==> flow/design.v <==
module axi_lite_slave (
    input  logic        aclk,
    input  logic        aresetn,
    input  logic        awvalid,
    output logic        awready,
    input  logic [31:0] awaddr,
    input  logic        wvalid,
    output logic        wready,
    input  logic [31:0] wdata,
    input  logic [3:0]  wstrb,
    output logic        bvalid,
    input  logic        bready,
    output logic [1:0]  bresp,
    input  logic        arvalid,
    output logic        arready,
    input  logic [31:0] araddr,
    output logic        rvalid,
    input  logic        rready,
    output logic [31:0] rdata,
    output logic [1:0]  rresp
);
logic [31:0] registers [16];
wire [31:0] debug_reg0 = registers[0];
wire [31:0] debug_reg1 = registers[1];
wire [31:0] debug_reg2 = registers[2];
wire [31:0] debug_reg3 = registers[3];
wire [31:0] debug_reg4 = registers[4];
wire [31:0] debug_reg5 = registers[5];
typedef enum logic [1:0] {
    W_IDLE, W_WAIT_DATA, W_RESP
} write_state_t;
write_state_t write_state;
logic [31:0] write_addr_reg;
logic [1:0] bresp_reg;
logic [1:0] rresp_reg;
logic [31:0] rdata_reg;
always_ff @(posedge aclk or negedge aresetn) begin
    if (!aresetn) begin
        write_state <= W_IDLE;
        awready <= 1'b1;        
        wready <= 1'b0;
        bvalid <= 1'b0;
        write_addr_reg <= 32'h0;
        bresp_reg <= 2'b00;     
        for (int i = 0; i < 16; i++) registers[i] <= 32'h0;
    end else begin
        case (write_state)
            W_IDLE: begin
                awready <= 1'b1;
                if (awvalid && awready) begin
                    write_addr_reg <= awaddr;
                    write_state <= W_WAIT_DATA;
                    awready <= 1'b0;
                    wready <= 1'b1;
                    bresp_reg <= (awaddr[5:2] < 16) ? 2'b00 : 2'b10;
                end
            end
            W_WAIT_DATA: begin
                if (wvalid && wready) begin
                    if (write_addr_reg[5:2] < 16) begin
                        for (int i = 0; i < 4; i++) begin
                            if (wstrb[i])
                                registers[write_addr_reg[5:2]][i*8 +: 8] <= wdata[i*8 +: 8];
                        end
                    end
                    write_state <= W_RESP;
                    wready <= 1'b0;
                    bvalid <= 1'b1;
                end
            end 
            W_RESP: begin
                if (bvalid && bready) begin
                    bvalid <= 1'b0;
                    write_state <= W_IDLE;
                end
            end
        endcase
    end
end
always_ff @(posedge aclk or negedge aresetn) begin
    if (!aresetn) begin
        arready <= 1'b1;
        rvalid <= 1'b0;
        rresp_reg <= 2'b00;      
        rdata_reg <= 32'h0;     
    end else begin
        if (arvalid && arready) begin
            rdata_reg <= (araddr[5:2] < 16) ? registers[araddr[5:2]] : 32'hDEADBEEF;
            rresp_reg <= (araddr[5:2] < 16) ? 2'b00 : 2'b10;
            arready <= 1'b0;
            rvalid <= 1'b1;
        end else if (rvalid && rready) begin
            rvalid <= 1'b0;
            arready <= 1'b1;
        end
    end
end
assign bresp = bresp_reg;
assign rresp = rresp_reg;
assign rdata = rdata_reg;
endmodule
; ---- Tool chain data of axi_lite_slave
; Tool output for the design above before and after an edit, in the order of the flow.
; Lines under "before" count in the file above, lines under "after" in the edited file.
; "change": "after" minus "before" as printed here. "rel_change_pct": 100 x difference / "before".
; Cell names lack the library's common part.
; A cell with -- has no value.
[setup]
top = axi_lite_slave
clock_port = aclk
cell_library = sky130hd
lib_corner = tt_025C_1v80

; ---- The edit
; The edit as a unified diff against the file above.
; The edit is scripted: it alters the design's behaviour and was not made to optimise anything.
; begin of diff
@@ -17,7 +17,9 @@
     output logic        rvalid,
     input  logic        rready,
-    output logic [31:0] rdata,
+    output logic [31:0] rdata_pin,
     output logic [1:0]  rresp
 );
+logic [31:0] rdata;
+always_ff @(posedge aclk) rdata_pin <= rdata;
 logic [31:0] registers [16];
 wire [31:0] debug_reg0 = registers[0];
; end of diff

; ---- Elaborated design
; Source: Yosys, flattened and elaborated. Widths are those after wreduce. Registers that Yosys merges into a memory's read port (data or address) are not register bits. Print and check cells do not count. Equal cells are merged and count once.
[classes]
columns = element, before, after, change, rel_change_pct
row1 = equal, 35, 35, 0, 0.00
row2 = n_cmp, 3, 3, 0, 0.00
row3 = n_reduce_logical, 80, 80, 0, 0.00
row4 = muxes, 19, 19, 0, 0.00
[ops]
columns = op, before, after, change, rel_change_pct
row1 = AND reduction 5 bit, 64, 64, 0, 0.00
row2 = equality test 4 bit with constant B, 16, 16, 0, 0.00
row3 = two-way mux 1 bit, 9, 9, 0, 0.00
row4 = equality test 4 x 3 -> 1 bit with constant B, 8, 8, 0, 0.00
row5 = logical AND 1 bit, 5, 5, 0, 0.00
row6 = two-way mux 2 bit, 5, 5, 0, 0.00
row7 = equality test 4 x 2 -> 1 bit with constant B, 4, 4, 0, 0.00
row8 = less-than comparator 4 x 5 -> 1 bit with constant B, 3, 3, 0, 0.00
row9 = inequality test 2 bit with constant B, 3, 3, 0, 0.00
row10 = nonzero test 2 bit, 3, 3, 0, 0.00
row11 = equality test 4 x 1 -> 1 bit with constant B, 2, 2, 0, 0.00
row12 = logical NOT 4 bit, 2, 2, 0, 0.00
row13 = case mux 1 bit (select 2 bit), 2, 2, 0, 0.00
row14 = AND reduction 3 bit, 2, 2, 0, 0.00
row15 = equality test 2 x 1 -> 1 bit with constant B, 1, 1, 0, 0.00
row16 = equality test 2 bit with constant B, 1, 1, 0, 0.00
row17 = logical NOT 2 bit, 1, 1, 0, 0.00
row18 = two-way mux 32 bit, 1, 1, 0, 0.00
row19 = case mux 2 bit (select 3 bit), 1, 1, 0, 0.00
row20 = case mux 32 bit (select 16 bit), 1, 1, 0, 0.00
row21 = AND reduction 2 bit, 1, 1, 0, 0.00
row22 = AND reduction 4 bit, 1, 1, 0, 0.00
row23 = nonzero test 3 bit, 1, 1, 0, 0.00
[word_totals]
columns = element, before, after, change, rel_change_pct
row1 = out_inout_bits, 41, 41, 0, 0.00
row2 = reg_bits, 561, 593, 32, 5.70

; ---- Depth
; Longest topological path by Yosys (ltp), each cell counted once; first at word level (registers and memories cut), then after technology mapping (sequential cells cut; the memories' decode and read muxes count).
[logic_depth]
columns = element, before, after, change, rel_change_pct
row1 = word_depth, 3, 3, 0, 0.00
row2 = ABC_AREA, 1, 1, --, --
row3 = mapped_depth, 10, 10, 0, 0.00
row4 = mapped_depth_nobuf, 9, 9, 0, 0.00

; ---- Synthesis result
; Source: synth_stat.txt of the flow (Yosys; design flattened, memories mapped). It holds for the ABC_AREA given above (unset counts as 0); a run with the other value may have another netlist.
[synth_totals]
columns = element, before, after, change, rel_change_pct
row1 = yosys_area_mm2, 0.0246461, 0.0252767, 0.0006306, 2.56
row2 = mapped_cells, 3060, 3093, 33, 1.08
row3 = seqArea_mm2, 0.0139171, 0.0145577, 0.0006406, 4.60
row4 = flip_flops, 556, 588, 32, 5.76
row5 = buf_cells, 194, 195, 1, 0.52
[by_type]
columns = cell_type, before, after, change, rel_change_pct
row1 = dfxtp_1, 0, 32, 32, --
row2 = buf_4, 13, 5, -8, -61.54
row3 = clkbuf_1, 86, 90, 4, 4.65
row4 = buf_6, 0, 4, 4, --
row5 = o21ai_0, 555, 557, 2, 0.36
row6 = inv_1, 79, 81, 2, 2.53
row7 = o21ai_1, 32, 30, -2, -6.25
row8 = inv_2, 3, 1, -2, -66.67
row9 = nand3_1, 294, 295, 1, 0.34
row10 = nor2_1, 153, 154, 1, 0.65
row11 = nor2_4, 5, 4, -1, -20.00
row12 = buf_1, 2, 3, 1, 50.00
row13 = nand2_4, 1, 0, -1, -100.00
row14 = nand2_1, 1180, 1180, 0, 0.00
row15 = dfrtp_1, 553, 553, 0, 0.00
row16 = buf_2, 93, 93, 0, 0.00
row17 = nor2_2, 4, 4, 0, 0.00
row18 = dfstp_2, 3, 3, 0, 0.00
; Not every row of either side is listed.

; ---- Worst setup path after synthesis
; OpenSTA on the mapped netlist: ideal clock, no wires. The path of least setup slack (recovery checks aside). Input and output delay are each 20% of the period. Register names are those of the netlist, which keeps one name where synthesis merged equal registers.
[synth_path]
columns = element, before, after, change, rel_change_pct
row1 = kind, input -> register, input -> register, --, --
row2 = from, input araddr[3], input araddr[2], --, --
row3 = to, register rdata_reg[19], register rdata_reg[11], --, --
row4 = setup_ps, 66, 123, 57, --
row5 = arrival_time_ps, 1535, 1522, -13, -0.85
row6 = path_stages, 9, 10, 1, 11.11
row7 = period_ps, 3000, 3000, 0, 0.00
row8 = t_required_ps, 2934, 2877, -57, -1.94
row9 = path_slack_ps, 1400, 1355, -45, --
row10 = path_delay_ps, 1001, 1045, 44, 4.40
row11 = synth_period_reached_ps, 1600, 1645, 45, 2.81
; "path_delay_ps" = arrival - input delay + setup time.
; "path_stages": output pins that drive a net of the path, with the launching flip-flop's if there is one; two outputs of one cell count as two.
; "synth_period_reached_ps" = period - worst setup slack (recovery checks aside). The figure is calculated, with input and output delays left at 20% of the set period.
; Between the ends stands the longest chain of elaborated cells between them, by number of cells; it is not shown to be the way that was timed. Of several equally long chains one is given.
; A line is the first line of the expression or statement that the cell stems from. Yosys adds cells for indexed reads and writes and turns some case tables into memories.
[synth_between_before]
cell_sequence = nor2_2 -> buf_2 -> buf_2 -> nand3_1 -> nand2_1 -> nor2_1 -> nand2_1 -> o21ai_1 -> nand2_1
elab_chain_len = 3
cone_cells = 19
classes_between = compare: 1; eq/ne: 15; mux: 2; reduce/logical: 1
[synth_lines_before]
columns = element, line
row1 = start: declaration, 16  ; input  logic [31:0] araddr,
row2 = equality test 4 bit, 88  ; rdata_reg <= (araddr[5:2] < 16) ? registers[araddr[5:2]] : 32'hDEADBEEF;
row3 = case mux 32 bit (select 16 bit), 88
row4 = two-way mux 32 bit, 88
row5 = end: assignment, 85  ; rdata_reg <= 32'h0;
row6 = end: assignment, 88
row7 = end: declaration, 36  ; logic [31:0] rdata_reg;
[synth_between_after]
cell_sequence = nand2_1 -> inv_1 -> buf_4 -> buf_2 -> nand3_1 -> nand2_1 -> nor2_1 -> nand2_1 -> o21ai_0 -> nand2_1
elab_chain_len = 3
cone_cells = 19
classes_between = compare: 1; eq/ne: 15; mux: 2; reduce/logical: 1
[synth_lines_after]
columns = element, line
row1 = start: declaration, 16  ; input  logic [31:0] araddr,
row2 = equality test 4 bit, 90  ; rdata_reg <= (araddr[5:2] < 16) ? registers[araddr[5:2]] : 32'hDEADBEEF;
row3 = case mux 32 bit (select 16 bit), 90
row4 = two-way mux 32 bit, 90
row5 = end: assignment, 87  ; rdata_reg <= 32'h0;
row6 = end: assignment, 90
row7 = end: declaration, 38  ; logic [31:0] rdata_reg;

; ---- Timing after layout
; Path of least setup slack in the final report of each run of set A (OpenROAD, finished layout, wires in). Where an end is a register, its clock arrival counts in the times.
; The report prints the path's times to 10 ps; the period is as set.
[layout_path]
columns = element, before, after, change, rel_change_pct
row1 = kind, register -> output, register -> output, --, --
row2 = from, register arready, register arready, --, --
row3 = to, output arready, output arready, --, --
row4 = path_slack_ps, 280, 300, 20, --
row5 = period_ps, 2470, 2470, 0, 0.00
row6 = t_required_ps, 1980, 1980, 0, 0.00
row7 = path_stages, 2, 2, 0, 0.00
row8 = arrival_time_ps, 1700, 1670, -30, -1.76
; A register here has more assigning lines than the two given.
[layout_between_before]
cell_sequence = dfstp_2 -> clkdlybuf4s50_1
elab_chain_len = 0
cone_cells = 0
[layout_lines_before]
columns = element, line
row1 = start: declaration, 15  ; output logic        arready,
row2 = start: assignment, 82  ; arready <= 1'b1;
row3 = start: assignment, 90  ; arready <= 1'b0;
row4 = end: declaration, 15
[layout_between_after]
cell_sequence = dfstp_2 -> clkdlybuf4s50_1
elab_chain_len = 0
cone_cells = 0
[layout_lines_after]
columns = element, line
row1 = start: declaration, 15  ; output logic        arready,
row2 = start: assignment, 84  ; arready <= 1'b1;
row3 = start: assignment, 92  ; arready <= 1'b0;
row4 = end: declaration, 15

; ---- Flow runs
; Both versions went through the flow (Yosys, OpenROAD) with the same settings in each pair. Constraints: input delay and output delay 20% of the set period each, output load 0.01 pF.
[settings_set_A]
ABC_AREA = 1
CORE_UTILIZATION = 50
HOLD_SLACK_MARGIN = 0.05
PLACE_DENSITY = 0.6
period_ns = 2.47
CAP_MARGIN = 20
CORE_MARGIN = 2
SLEW_MARGIN = 20
[measured_set_A]
columns = element, before, after, change, rel_change_pct
row1 = timing.achieved_period_ps, 2191, 2168, -23, -1.05
row2 = synthArea_mm2, 0.0246461, 0.0252767, 0.0006306, 2.56
row3 = setup_ws_ps, 279, 302, 23, --
row4 = setupTns_ps, 0, 0, 0, --
row5 = utilization_pct, 58.9, 60.0, 1.1, --
row6 = final_die_area_mm2, 0.051085, 0.0523677, 0.0012827, 2.51
row7 = layout_stdcell_area_mm2, 0.0287964, 0.0300175, 0.0012211, 4.24
[settings_set_B]
ABC_AREA = 1
CORE_ASPECT_RATIO = 1.02
CORE_UTILIZATION = 19
HOLD_SLACK_MARGIN = 0.05
MIN_ROUTING_LAYER = met2
PLACE_DENSITY = 0.44
SETUP_SLACK_MARGIN = 0.2
TNS_END_PERCENT = 60
period_ns = 1.76
CAP_MARGIN = 20
CORE_MARGIN = 2
SLEW_MARGIN = 20
[measured_set_B]
columns = element, before, after, change, rel_change_pct
row1 = timing.achieved_period_ps, 1632, 1650, 18, 1.10
row2 = synthArea_mm2, 0.0246461, 0.0252767, 0.0006306, 2.56
row3 = setup_ws_ps, 128, 110, -18, --
row4 = setupTns_ps, 0, 0, 0, --
row5 = utilization_pct, 25.8, 26.0, 0.2, --
row6 = final_die_area_mm2, 0.132614, 0.135969, 0.003355, 2.53
row7 = layout_stdcell_area_mm2, 0.0331706, 0.0343855, 0.0012149, 3.66
; "timing.achieved_period_ps" means the clock period less the worst setup slack. The figure is calculated, with input and output delays left at 20% of the set period.
